==> flow/design.v <==
module count_fifo #(   
    parameter DATA_WIDTH = 8,
    parameter FIFO_DEPTH = 4
) (
    input logic clk,
    input logic rst,
    input logic wr_en,
    input logic rd_en,
    input logic [DATA_WIDTH-1:0] wdata,
    output logic [DATA_WIDTH-1:0] rdata,
    output logic full,
    output logic empty
);
  localparam ADDR_WIDTH = $clog2(FIFO_DEPTH);
  logic [DATA_WIDTH-1:0] fifo_mem[FIFO_DEPTH];
  logic [ADDR_WIDTH-1:0] write_ptr, read_ptr;
  logic [ADDR_WIDTH:0] fifo_count;
  always_ff @(posedge clk) begin
    if (rst) begin
      write_ptr  <= 0;
      read_ptr   <= 0;
      fifo_count <= 0;
    end else begin
      case ({
        wr_en, rd_en
      })
        2'b10:   fifo_count <= fifo_count + 1;
        2'b01:   fifo_count <= fifo_count - 1;
        default: fifo_count <= fifo_count;
      endcase
      if (wr_en && !full) begin
        fifo_mem[write_ptr] <= wdata;
        write_ptr <= write_ptr + 1;
      end
      if (rd_en && !empty) begin
        rdata <= fifo_mem[read_ptr];
        read_ptr <= read_ptr + 1;
      end
    end
  end
  assign full  = (fifo_count == FIFO_DEPTH);
  assign empty = (fifo_count == 0);
endmodule
module le_fifo #(
    parameter DATA_WIDTH = 8,
    parameter FIFO_DEPTH = 4
) (
    input logic clk,
    input logic rst,
    input logic wr_en,
    input logic rd_en,
    input logic [DATA_WIDTH-1:0] wdata,
    output logic [DATA_WIDTH-1:0] rdata,
    output logic full,
    output logic empty
);
  localparam ADDR_WIDTH = $clog2(FIFO_DEPTH);
  logic [DATA_WIDTH-1:0] fifo_mem[FIFO_DEPTH];
  logic [ADDR_WIDTH-1:0] write_ptr, read_ptr;
  always_ff @(posedge clk) begin
    if (rst) begin
      write_ptr <= 0;
      read_ptr  <= 0;
    end else begin
      if (wr_en && !full) begin
        fifo_mem[write_ptr] <= wdata;
        write_ptr <= write_ptr + 1;
      end
      if (rd_en && !empty) begin
        rdata <= fifo_mem[read_ptr];
        read_ptr <= read_ptr + 1;
      end
    end
  end
  assign full  = ((write_ptr + 1'b1) == read_ptr);
  assign empty = (write_ptr == read_ptr);
endmodule
module wbit_fifo #(
    parameter DATA_WIDTH = 8,
    parameter FIFO_DEPTH = 4
) (
    input logic clk,
    input logic rst,
    input logic wr_en,
    input logic rd_en,
    input logic [DATA_WIDTH-1:0] wdata,
    output logic [DATA_WIDTH-1:0] rdata,
    output logic full,
    output logic empty
);
  localparam ADDR_WIDTH = $clog2(FIFO_DEPTH);
  logic [DATA_WIDTH-1:0] fifo_mem[FIFO_DEPTH];
  logic [ADDR_WIDTH:0] write_ptr, read_ptr;
  logic wrap_around;
  always_ff @(posedge clk) begin
    if (rst) begin
      write_ptr <= 0;
      read_ptr  <= 0;
    end else begin
      if (wr_en && !full) begin
        fifo_mem[write_ptr[ADDR_WIDTH-1:0]] <= wdata;
        write_ptr <= write_ptr + 1;
      end
      if (rd_en && !empty) begin
        rdata <= fifo_mem[read_ptr[ADDR_WIDTH-1:0]];
        read_ptr <= read_ptr + 1;
      end
    end
  end
  assign wrap_around = (write_ptr[ADDR_WIDTH] ^ read_ptr[ADDR_WIDTH]);
  assign full = wrap_around & (write_ptr[ADDR_WIDTH-1:0] == read_ptr[ADDR_WIDTH-1:0]);
  assign empty = (write_ptr == read_ptr);
endmodule
module uart_tx #(
    parameter DATA_WIDTH = 8,
    parameter FIFO_DEPTH = 16
) (
    input logic clk_i,
    input logic rst_ni,
    input logic [15:0] baud_div_i,
    input logic tx_we_i,      
    input logic tx_en_i,      
    input logic [DATA_WIDTH-1:0] din_i,  
    output logic empty_o,   
    output logic full_o,    
    output logic tx_bit_o   
);
  localparam COUNTER_WIDTH = $clog2(DATA_WIDTH);
  logic                     rd_en;   
  logic [   DATA_WIDTH-1:0] data;   
  logic [   DATA_WIDTH-1:0] data_q;   
  logic [COUNTER_WIDTH-1:0] bit_counter;   
  logic [             15:0] baud_counter;   
  typedef enum logic [1:0] {
    IDLE,            
    SENDING_START,   
    SENDING_DATA,    
    SENDING_STOP     
  } state_t;
  state_t state, next_state;
  wbit_fifo #(
      .DATA_WIDTH(DATA_WIDTH),
      .FIFO_DEPTH(FIFO_DEPTH)
  ) tx_buffer (
      .clk  (clk_i),
      .rst  (!rst_ni),
      .wr_en(tx_we_i),
      .rd_en(rd_en),
      .wdata(din_i),
      .rdata(data),
      .full (full_o),
      .empty(empty_o)
  );
  always_comb begin
    next_state = state;
    rd_en = 1'b0;   
    unique case (state)
      IDLE: begin
        if (tx_en_i && !empty_o) begin
          rd_en = 1'b1;
          next_state = SENDING_START;
        end
      end
      SENDING_START: begin
        if (baud_counter == baud_div_i - 1) begin
          next_state = SENDING_DATA;
        end
      end
      SENDING_DATA: begin
        if (baud_counter == baud_div_i - 1 && bit_counter == DATA_WIDTH - 1) begin
          next_state = SENDING_STOP;
        end
      end
      SENDING_STOP: begin
        if (baud_counter == baud_div_i - 1) begin
          if (tx_en_i && !empty_o) begin
            rd_en = 1'b1;
            next_state = SENDING_START;
          end else begin
            next_state = IDLE;
          end
        end
      end
    endcase
    case (state)
      IDLE:          tx_bit_o = 1'b1;
      SENDING_START: tx_bit_o = 1'b0;
      SENDING_DATA:  tx_bit_o = data_q[bit_counter];
      SENDING_STOP:  tx_bit_o = 1'b1;
      default:       tx_bit_o = 1'b1;
    endcase
  end
  always_ff @(posedge clk_i or negedge rst_ni) begin
    if (!rst_ni) begin
      state <= IDLE;
      baud_counter <= 0;
      bit_counter <= 0;
      data_q <= '1;
    end else begin
      state <= next_state;
      if (state == IDLE) begin
        baud_counter <= 0;
      end else if (baud_counter == baud_div_i - 1) begin
        baud_counter <= 0;
      end else begin
        baud_counter <= baud_counter + 1;
      end
      if (baud_counter == baud_div_i - 1) begin
        case (state)
          IDLE: begin
            bit_counter <= 0;
          end
          SENDING_START: begin
            bit_counter <= 0;
            data_q <= data;
          end
          SENDING_DATA: begin
            if (bit_counter < DATA_WIDTH - 1) begin
              bit_counter <= bit_counter + 1;
            end
          end
          SENDING_STOP: begin
            bit_counter <= 0;
          end
          default: ;
        endcase
      end
    end
  end
endmodule
module uart_rx #(
    parameter DATA_WIDTH = 8,
    parameter FIFO_DEPTH = 16
) (
    input logic        clk_i,        
    input logic        rst_ni,       
    input logic [15:0] baud_div_i,   
    input logic        rx_re_i,      
    input logic        rx_en_i,      
    input logic        rx_bit_i,     
    output logic [DATA_WIDTH-1:0] dout_o,   
    output logic                  full_o,   
    output logic                  empty_o   
);
  localparam COUNTER_WIDTH = $clog2(DATA_WIDTH + 1);
  logic [   DATA_WIDTH-1:0] rx_data_reg;   
  logic [COUNTER_WIDTH-1:0] bit_counter;   
  logic [             15:0] baud_counter;   
  typedef enum logic [1:0] {
    IDLE,   
    START_BIT,   
    DATA_BITS,   
    STOP_BIT   
  } state_t;
  state_t state, next_state;
  logic mid_tick;
  logic end_tick;
  logic rx_we;
  assign mid_tick = (baud_counter == (baud_div_i >> 1));
  assign end_tick = (baud_counter == baud_div_i);
  wbit_fifo #(
      .DATA_WIDTH(DATA_WIDTH),
      .FIFO_DEPTH(FIFO_DEPTH)
  ) rx_buffer (
      .clk  (clk_i),
      .rst  (!rst_ni),
      .wr_en(rx_we),
      .rd_en(rx_re_i),
      .wdata(rx_data_reg),
      .rdata(dout_o),
      .full (full_o),
      .empty(empty_o)
  );
  assign rx_we = (state == STOP_BIT) && end_tick;
  always_comb begin
    next_state = state;
    unique case (state)
      IDLE: begin
        if (rx_en_i && !rx_bit_i && !full_o) begin
          next_state = START_BIT;
        end
      end
      START_BIT: begin
        if (mid_tick) begin
          if (!rx_bit_i) begin
            next_state = DATA_BITS;
          end else begin
            next_state = IDLE;
          end
        end
      end
      DATA_BITS: begin
        if (mid_tick && bit_counter == DATA_WIDTH - 1) begin
          next_state = STOP_BIT;
        end
      end
      STOP_BIT: begin
        if (mid_tick) begin
          if (rx_bit_i == 1'b1) begin
            next_state = IDLE;
          end
        end
      end
    endcase
  end
  always_ff @(posedge clk_i or negedge rst_ni) begin
    if (!rst_ni) begin
      state    <= IDLE;
      baud_counter <= '0;
      bit_counter <= '0;
      rx_data_reg <= '0;
    end else begin
      state <= next_state;
      if (state == IDLE || end_tick) begin
        baud_counter <= '0;
      end else begin
        baud_counter <= baud_counter + 1'b1;
      end
      if (mid_tick) begin
        if (state == DATA_BITS) begin
          rx_data_reg[bit_counter] <= rx_bit_i;
          if (bit_counter < DATA_WIDTH - 1) begin
            bit_counter <= bit_counter + 1'b1;
          end
        end else if (state == START_BIT) begin
          bit_counter <= '0;
        end
      end
    end
  end
endmodule
module uart #(
    parameter DATA_WIDTH = 8,
    parameter FIFO_DEPTH = 16
) (
    input  logic        clk_i,        
    input  logic        rst_ni,       
    input  logic        stb_i,        
    input  logic [ 1:0] adr_i,        
    input  logic [ 3:0] byte_sel_i,   
    input  logic        we_i,         
    input  logic [31:0] dat_i,        
    output logic [31:0] dat_o,        
    input  logic        uart_rx_i,    
    output logic        uart_tx_o     
);
  logic                                                                                                               [          15:0] baud_div_reg;   
  logic                                                                                                                                tx_en_reg;   
  logic                                                                                                                                rx_en_reg;   
  logic                                                                                                                                tx_full_o;   
  logic                                                                                                                                tx_empty_o;   
  logic                                                                                                                                rx_full_o;   
  logic                                                                                                                                rx_empty_o;   
  logic                                                                                                                                rx_frame_error;   
  logic                                                                                                                                tx_we_o;   
  logic                                                                                                                                rx_re_o;   
  logic                                                                                                               [DATA_WIDTH-1:0] dout_o;   
  logic                                                                                                               [          31:0] rdata;
  logic                                                                                                                                rd_state;
  assign rx_frame_error = 1'b0;
  enum logic [1:0] {UART_BAUD_ADDR = 2'b00, UART_CTRL_ADDR = 2'b01, UART_STATUS_ADDR = 2'b10, UART_DATA_ADDR = 2'b11}                  uart_reg_e;
  uart_tx #(
      .DATA_WIDTH(DATA_WIDTH),
      .FIFO_DEPTH(FIFO_DEPTH)
  ) uart_tx_inst (
      .clk_i     (clk_i),
      .rst_ni    (rst_ni),
      .baud_div_i(baud_div_reg),
      .tx_we_i   (tx_we_o),
      .tx_en_i   (tx_en_reg),
      .din_i     (dat_i[DATA_WIDTH-1:0]),
      .full_o    (tx_full_o),
      .empty_o   (tx_empty_o),
      .tx_bit_o  (uart_tx_o)
  );
  uart_rx #(
      .DATA_WIDTH(DATA_WIDTH),
      .FIFO_DEPTH(FIFO_DEPTH)
  ) uart_rx_inst (
      .clk_i     (clk_i),
      .rst_ni    (rst_ni),
      .baud_div_i(baud_div_reg),
      .rx_re_i   (rx_re_o),
      .rx_en_i   (rx_en_reg),
      .dout_o    (dout_o),
      .full_o    (rx_full_o),
      .empty_o   (rx_empty_o),
      .rx_bit_i  (uart_rx_i)
  );
  always_ff @(posedge clk_i) begin
    if (!rst_ni) begin
      baud_div_reg <= 16'd0;
      tx_en_reg    <= 1'b0;
      rx_en_reg    <= 1'b0;
    end else if (stb_i && we_i) begin
      unique case (adr_i)
        UART_BAUD_ADDR: begin
          if (byte_sel_i[0] || byte_sel_i[1]) baud_div_reg <= dat_i[15:0];
        end
        UART_CTRL_ADDR: begin
          if (byte_sel_i[0]) begin
            tx_en_reg <= dat_i[0];
            rx_en_reg <= dat_i[1];
          end
        end
        default: ;   
      endcase
    end
  end
  always_comb begin
    tx_we_o = 1'b0;
    rx_re_o = 1'b0;
    if (stb_i) begin
      unique case (adr_i)
        UART_DATA_ADDR: begin
          if (we_i) begin
            tx_we_o = ~tx_full_o;
          end else begin
            rx_re_o = ~rx_empty_o;
          end
        end
        default: ;
      endcase
    end
  end
  always_ff @(posedge clk_i) begin
    if (!rst_ni) begin
      rdata <= '0;
      rd_state <= '0;
    end else begin
      rdata <= rdata;
      rd_state <= stb_i && adr_i == UART_DATA_ADDR && !we_i && !rx_empty_o;
      if (stb_i) begin
        unique case (adr_i)
          UART_BAUD_ADDR:   rdata <= {16'b0, baud_div_reg};
          UART_CTRL_ADDR:   rdata <= {29'b0, rx_en_reg, tx_en_reg};
          UART_STATUS_ADDR: rdata <= {27'b0, rx_frame_error, rx_empty_o, rx_full_o, tx_empty_o, tx_full_o};
          default:          rdata <= '0;
        endcase
      end
    end
  end
  assign dat_o = rd_state ? {{(32 - DATA_WIDTH) {1'b0}}, dout_o} : rdata;
endmodule
## From RTL to reports: uart

What the tools print for uart, step after step.
Line numbers count from 1 in the design file above.
A cell with n/a has no value.

| inputs | value |
|---|---|
| design top | uart |
| clock input | clk_i |
| cell library | sky130hd |
| corner | tt_025C_1v80 |

## After elaboration

Counts by Yosys on the flattened word-level netlist (proc, flatten, opt, wreduce; memories kept). Register bits leave out memories and registers merged into their read ports (data or address). Print and check cells are left out.
Yosys's memory passes give these memory sizes; they may raise the number of words (mostly to a power of two), join words into wider ones and drop unused or constant bits.

| word-level totals | value |
|---|---|
| clocked read ports x word width | 16 |
| RAM bits | 256 |
| register bits | 130 |
| output and inout bits | 33 |
| memories kept | 2 |

Memories:

| name | depth | bits a word | rd ports | write ports | line | source |
|---|---|---|---|---|---|---|
| uart_rx_inst.rx_buffer.fifo_mem | 16 | 8 | 1 | 1 | 92 | `logic [DATA_WIDTH-1:0] fifo_mem[FIFO_DEPTH];` |
| uart_tx_inst.tx_buffer.fifo_mem | 16 | 8 | 1 | 1 | 92 |  |

| operators by class | value |
|---|---|
| magnitude comparators | 2 |
| add/sub/neg operators | 10 |
| reductions and logical operators | 40 |
| muxes and demuxes | 45 |
| shift-type cells | 3 |
| equality and inequality tests | 29 |
| bitwise operators | 9 |

Operator list:

| operator | count |
|---|---|
| parallel mux 16 bit (select 3 bit) | 1 |
| two-way mux 16 bit | 3 |
| adder 16 x 1 -> 16 bit with constant B | 2 |
| equality test 16 x 32 -> 1 bit | 1 |
| two-way mux 32 bit | 1 |
| two-way mux 8 bit | 4 |
| two-way mux 4 bit | 7 |
| adder 5 x 1 -> 5 bit with constant B | 4 |
| two-way mux 2 bit | 10 |
| inequality test 2 x 1 -> 1 bit with constant B | 9 |
| subtractor 16 x 1 -> 17 bit with constant B | 1 |
| equality test 16 x 15 -> 1 bit | 1 |
| equality test 16 bit | 1 |
| parallel mux 2 bit (select 4 bit) | 2 |
| logical AND 1 bit | 14 |
| two-way mux 1 bit | 13 |
| equality test 2 bit with constant B | 6 |
| AND reduction 3 bit | 4 |
| equality test 5 bit | 2 |
| variable shift 1 x 5 -> 8 bit | 1 |
| variable shift 1 x 5 -> 8 bit with constant A | 1 |
| AND reduction 2 bit | 4 |
| equality test 4 bit | 2 |
| indexed select 8 x 3 -> 1 bit | 1 |
| AND 8 bit | 1 |
| OR 8 bit | 1 |
| inverter 8 bit | 1 |
| logical NOT 1 bit | 6 |

Other operator kinds: 22; their cells: 34.

## Depth

Yosys ltp: most cells in a row. Word level: on the elaborated netlist, between registers, memories and ports. Mapped: between sequential cells and ports; inverters and the memories' decode and read muxes count.

| logic depth | value |
|---|---|
| depth after elaboration | 9 |
| ABC_AREA | 0 |
| mapped depth | 14 |
| depth with buffers taken out | 10 |

## After synthesis

The flow's flattened synthesis, as Yosys stat reports it; memories are mapped. The netlist is that of the ABC_AREA named above (0 if unset); the other value can give another one.
The area totals of this step are shown rounded.

Cell types:

| cell | count | area in all (um^2) |
|---|---|---|
| sky130_fd_sc_hd__edfxtp_1 | 272 | 8.17E+03 |
| sky130_fd_sc_hd__mux4_2 | 82 | 1.85E+03 |
| sky130_fd_sc_hd__dfrtp_1 | 53 | 1.33E+03 |
| sky130_fd_sc_hd__dfxtp_1 | 55 | 1.1E+03 |
| sky130_fd_sc_hd__xnor2_1 | 67 | 586.813 |
| sky130_fd_sc_hd__nand2_1 | 93 | 349.085 |
| sky130_fd_sc_hd__nor2_1 | 84 | 315.302 |
| sky130_fd_sc_hd__xor2_1 | 31 | 271.51 |
| sky130_fd_sc_hd__dfstp_2 | 10 | 262.752 |
| sky130_fd_sc_hd__ha_1 | 20 | 250.24 |
| sky130_fd_sc_hd__nor2b_1 | 36 | 225.216 |
| sky130_fd_sc_hd__clkbuf_1 | 59 | 221.462 |
| sky130_fd_sc_hd__mux2_2 | 17 | 191.434 |
| sky130_fd_sc_hd__nand3_1 | 35 | 175.168 |
| sky130_fd_sc_hd__a21boi_0 | 20 | 150.144 |
| sky130_fd_sc_hd__mux2i_1 | 15 | 150.144 |
| sky130_fd_sc_hd__buf_4 | 19 | 142.637 |
| sky130_fd_sc_hd__nand4_1 | 22 | 137.632 |

Other cell types: 42; their cells: 221.

| mapped netlist | value |
|---|---|
| buffers | 92 |
| cell area after synthesis | 0.017 mm^2 |
| flip-flops | 390 |
| standard cells after synthesis | 1211 |

The figures by module come from a second, unflattened synthesis with its own total; it is not the netlist above.

| unflattened totals | value |
|---|---|
| cells (unflattened synthesis) | 1260 |
| area (unflattened synthesis) | 0.018 mm^2 |

Each row is one instance without its submodules.

By module:

| module | cells | area (mm^2) | instances |
|---|---|---|---|
| wbit_fifo | 315 | 0.006 | 2 |
| uart_tx | 223 | 0.0021 | 1 |
| uart_rx | 208 | 0.002 | 1 |
| uart | 199 | 0.0018 | 1 |

## Path before layout

Path of least setup slack by OpenSTA after synthesis, without wires, with an ideal clock, recovery checks aside; 20% of the period is set as input and as output delay. Where synthesis merged equal registers, the netlist keeps one of their names.

| path after synthesis | value |
|---|---|
| path type | input-to-reg |
| start | in adr_i[1] |
| end | mem uart_tx_inst.tx_buffer.fifo_mem[0][0] |
| period | 10000 ps |
| buffers on the path | 1 |
| required time | 9630 ps |
| stages | 5 |
| external input delay | 2000 ps |
| delay of the path | 1770 ps |
| setup slack | 6230 ps |
| arrival | 3400 ps |
| launch time at the first pin | 2000 ps |
| period reached after synthesis | 3770 ps |

"delay of the path" = arrival - input delay + setup time.
"stages": output pins that drive a net of the path, with the launching flip-flop's if there is one; two outputs of one cell count as two.
"period reached after synthesis" is the clock period less the worst setup slack; recovery checks do not enter. This is arithmetic on one report: input and output delays are still those of the set period (20% each).
Between the ends stands the longest chain of elaborated cells between them, by number of cells; it is not shown to be the way that was timed. Of several equally long chains one is given.
A line is the first line of the expression or statement that the cell stems from. Yosys adds cells for indexed reads and writes and turns some case tables into memories.
The path ends at the enable pin of a flip-flop; only ways to that pin are counted.

| between the ends, after synthesis | value |
|---|---|
| cell sequence | sky130_fd_sc_hd__clkbuf_1 sky130_fd_sc_hd__and3_1 sky130_fd_sc_hd__o211ai_1 sky130_fd_sc_hd__or3_1 sky130_fd_sc_hd__nor2_1 |
| length of the longest elaborated chain | 6 |
| elaborated cells between the ends (all ways) | 8 |
| those cells by class | 1 x eq/ne; 6 x mux; 1 x reduce/logical |

RTL lines, path after synthesis:

| what | line | source |
|---|---|---|
| start, declared | 339 | `input  logic [ 1:0] adr_i,` |
| equality test 2 bit | 414 | `unique case (adr_i)` |
| two-way mux 1 bit | 414 |  |
| two-way mux 1 bit | 413 | `if (stb_i) begin` |
| logical AND 1 bit | 100 | `if (wr_en && !full) begin` |
| two-way mux 4 bit | 100 |  |
| two-way mux 4 bit | 96 | `if (rst) begin` |
| end, declared | 92 | `logic [DATA_WIDTH-1:0] fifo_mem[FIFO_DEPTH];` |

## Worst path after layout

From the final timing report of flow run A: the path of least setup slack in the routed layout; clock arrival at registers is part of the times.
The report prints the path's times to 10 ps; the period is as set.

| path after layout | value |
|---|---|
| path type | reg-to-output |
| start | reg uart_tx_inst.bit_counter[0] |
| end | out uart_tx_o |
| stages | 5 |
| buffers on the path | 1 |
| required time | 8000 ps |
| setup slack | 5330 ps |
| period | 10000 ps |
| launch time at the first pin | 560 ps |
| arrival | 2670 ps |
| output delay | 2000 ps |

Between the ends stands the longest chain of elaborated cells between them, by number of cells; it is not shown to be the way that was timed. Of several equally long chains one is given.
At most two assigning lines are given for a register; there are more.

| between the ends, after layout | value |
|---|---|
| cell sequence | sky130_fd_sc_hd__dfrtp_1 sky130_fd_sc_hd__mux4_2 sky130_fd_sc_hd__mux2_2 sky130_fd_sc_hd__a211o_1 sky130_fd_sc_hd__clkdlybuf4s50_1 |
| length of the longest elaborated chain | 2 |
| elaborated cells between the ends (all ways) | 2 |
| RTL lines with such cells | 2 |
| those cells by class | 1 x shift; 1 x mux |

RTL lines, path after layout:

| what | line | source |
|---|---|---|
| start, declared | 132 | `logic [COUNTER_WIDTH-1:0] bit_counter;` |
| start, assigned | 197 | `bit_counter <= 0;` |
| start, assigned | 219 | `bit_counter <= bit_counter + 1;` |
| indexed select 8 x 3 -> 1 bit | 188 | `SENDING_DATA:  tx_bit_o = data_q[bit_counter];` |
| parallel mux 1 bit (select 3 bit) | 185 | `case (state)` |
| end, declared | 345 | `output logic        uart_tx_o` |

Stored flow runs of uart (6 of them; Yosys, OpenROAD, sky130hd). They differ in their settings and are not a sequence. Constraints: input delay and output delay 20% of the set period each, output load 0.01 pF.
"reached clock period" means the clock period less the worst setup slack. The figure is calculated, with input and output delays left at 20% of the set period.
Values from the reports are rounded here.

#### Flow run A

| setting | value |
|---|---|
| CAP_MARGIN | `0` |
| CELL_PAD_IN_SITES_GLOBAL_PLACEMENT | `2` |
| CORE_ASPECT_RATIO | `0.81` |
| CTS_CLUSTER_DIAMETER | `69` |
| GPL_TIMING_DRIVEN | `0` |
| HOLD_SLACK_MARGIN | `-0.02` |
| MIN_ROUTING_LAYER | `met1` |
| SETUP_SLACK_MARGIN | `1.93` |
| SLEW_MARGIN | `15` |
| TNS_END_PERCENT | `70` |
| period_ns | `10.0` |
| CORE_MARGIN | `2` |
| CORE_UTILIZATION | `40` |

| result | value |
|---|---|
| synthesis area | 0.017 mm^2 |
| die outline area | 0.045 mm^2 |
| standard-cell area of the final layout | 0.02 mm^2 |
| utilization after routing | 46 % |
| lowest setup slack | 5300 ps |
| reached clock period | 4672 ps |

#### Flow run B

| setting | value |
|---|---|
| CAP_MARGIN | `0` |
| CELL_PAD_IN_SITES_GLOBAL_PLACEMENT | `2` |
| CORE_ASPECT_RATIO | `0.81` |
| CTS_CLUSTER_DIAMETER | `69` |
| CTS_CLUSTER_SIZE | `50` |
| GPL_TIMING_DRIVEN | `0` |
| HOLD_SLACK_MARGIN | `-0.02` |
| MIN_ROUTING_LAYER | `met1` |
| SETUP_SLACK_MARGIN | `1.93` |
| SLEW_MARGIN | `5` |
| TNS_END_PERCENT | `15` |
| period_ns | `10.0` |
| CORE_MARGIN | `2` |
| CORE_UTILIZATION | `40` |

| result | value |
|---|---|
| synthesis area | 0.017 mm^2 |
| die outline area | 0.045 mm^2 |
| standard-cell area of the final layout | 0.019 mm^2 |
| utilization after routing | 46 % |
| lowest setup slack | 5300 ps |
| reached clock period | 4697 ps |

#### Flow run C

| setting | value |
|---|---|
| ABC_AREA | `1` |
| CAP_MARGIN | `25` |
| CELL_PAD_IN_SITES_GLOBAL_PLACEMENT | `0` |
| CORE_ASPECT_RATIO | `0.57` |
| CORE_UTILIZATION | `22` |
| CTS_CLUSTER_DIAMETER | `215` |
| GPL_ROUTABILITY_DRIVEN | `0` |
| GPL_TIMING_DRIVEN | `0` |
| MAX_ROUTING_LAYER | `met5` |
| MIN_ROUTING_LAYER | `met2` |
| PLACE_DENSITY_LB_ADDON | `0.07` |
| SETUP_SLACK_MARGIN | `0.77` |
| TNS_END_PERCENT | `25` |
| period_ns | `4.57` |
| CORE_MARGIN | `2` |
| SLEW_MARGIN | `20` |

| result | value |
|---|---|
| synthesis area | 0.018 mm^2 |
| die outline area | 0.083 mm^2 |
| standard-cell area of the final layout | 0.021 mm^2 |
| utilization after routing | 26 % |
| lowest setup slack | 1100 ps |
| reached clock period | 3439 ps |

#### Flow run D

| setting | value |
|---|---|
| CAP_MARGIN | `20` |
| CELL_PAD_IN_SITES_DETAIL_PLACEMENT | `1` |
| CORE_MARGIN | `9` |
| CORE_UTILIZATION | `45` |
| CTS_CLUSTER_SIZE | `30` |
| GPL_ROUTABILITY_DRIVEN | `1` |
| HOLD_SLACK_MARGIN | `0.26` |
| MAX_ROUTING_LAYER | `met4` |
| MIN_ROUTING_LAYER | `met1` |
| SETUP_SLACK_MARGIN | `0.28` |
| period_ns | `3.88` |
| SLEW_MARGIN | `20` |

| result | value |
|---|---|
| synthesis area | 0.017 mm^2 |
| die outline area | 0.046 mm^2 |
| standard-cell area of the final layout | 0.02 mm^2 |
| utilization after routing | 52 % |
| lowest setup slack | 410 ps |
| reached clock period | 3473 ps |

#### Flow run E

| setting | value |
|---|---|
| CORE_UTILIZATION | `40` |
| PLACE_DENSITY | `0.6` |
| period_ns | `3.95` |
| CAP_MARGIN | `20` |
| CORE_MARGIN | `2` |
| SLEW_MARGIN | `20` |

| result | value |
|---|---|
| synthesis area | 0.017 mm^2 |
| die outline area | 0.045 mm^2 |
| standard-cell area of the final layout | 0.02 mm^2 |
| utilization after routing | 47 % |
| lowest setup slack | 310 ps |
| reached clock period | 3636 ps |

#### Flow run F

| setting | value |
|---|---|
| CAP_MARGIN | `0` |
| CELL_PAD_IN_SITES_GLOBAL_PLACEMENT | `2` |
| CORE_ASPECT_RATIO | `0.81` |
| CORE_UTILIZATION | `50` |
| CTS_CLUSTER_DIAMETER | `69` |
| CTS_CLUSTER_SIZE | `50` |
| GPL_TIMING_DRIVEN | `0` |
| HOLD_SLACK_MARGIN | `-0.02` |
| MAX_ROUTING_LAYER | `met4` |
| MIN_ROUTING_LAYER | `met2` |
| SETUP_SLACK_MARGIN | `1.93` |
| SLEW_MARGIN | `30` |
| TNS_END_PERCENT | `15` |
| period_ns | `10.0` |
| CORE_MARGIN | `2` |

| result | value |
|---|---|
| synthesis area | 0.017 mm^2 |
| die outline area | 0.036 mm^2 |
| standard-cell area of the final layout | 0.019 mm^2 |
| utilization after routing | 56 % |
| lowest setup slack | 5300 ps |
| reached clock period | 4705 ps |
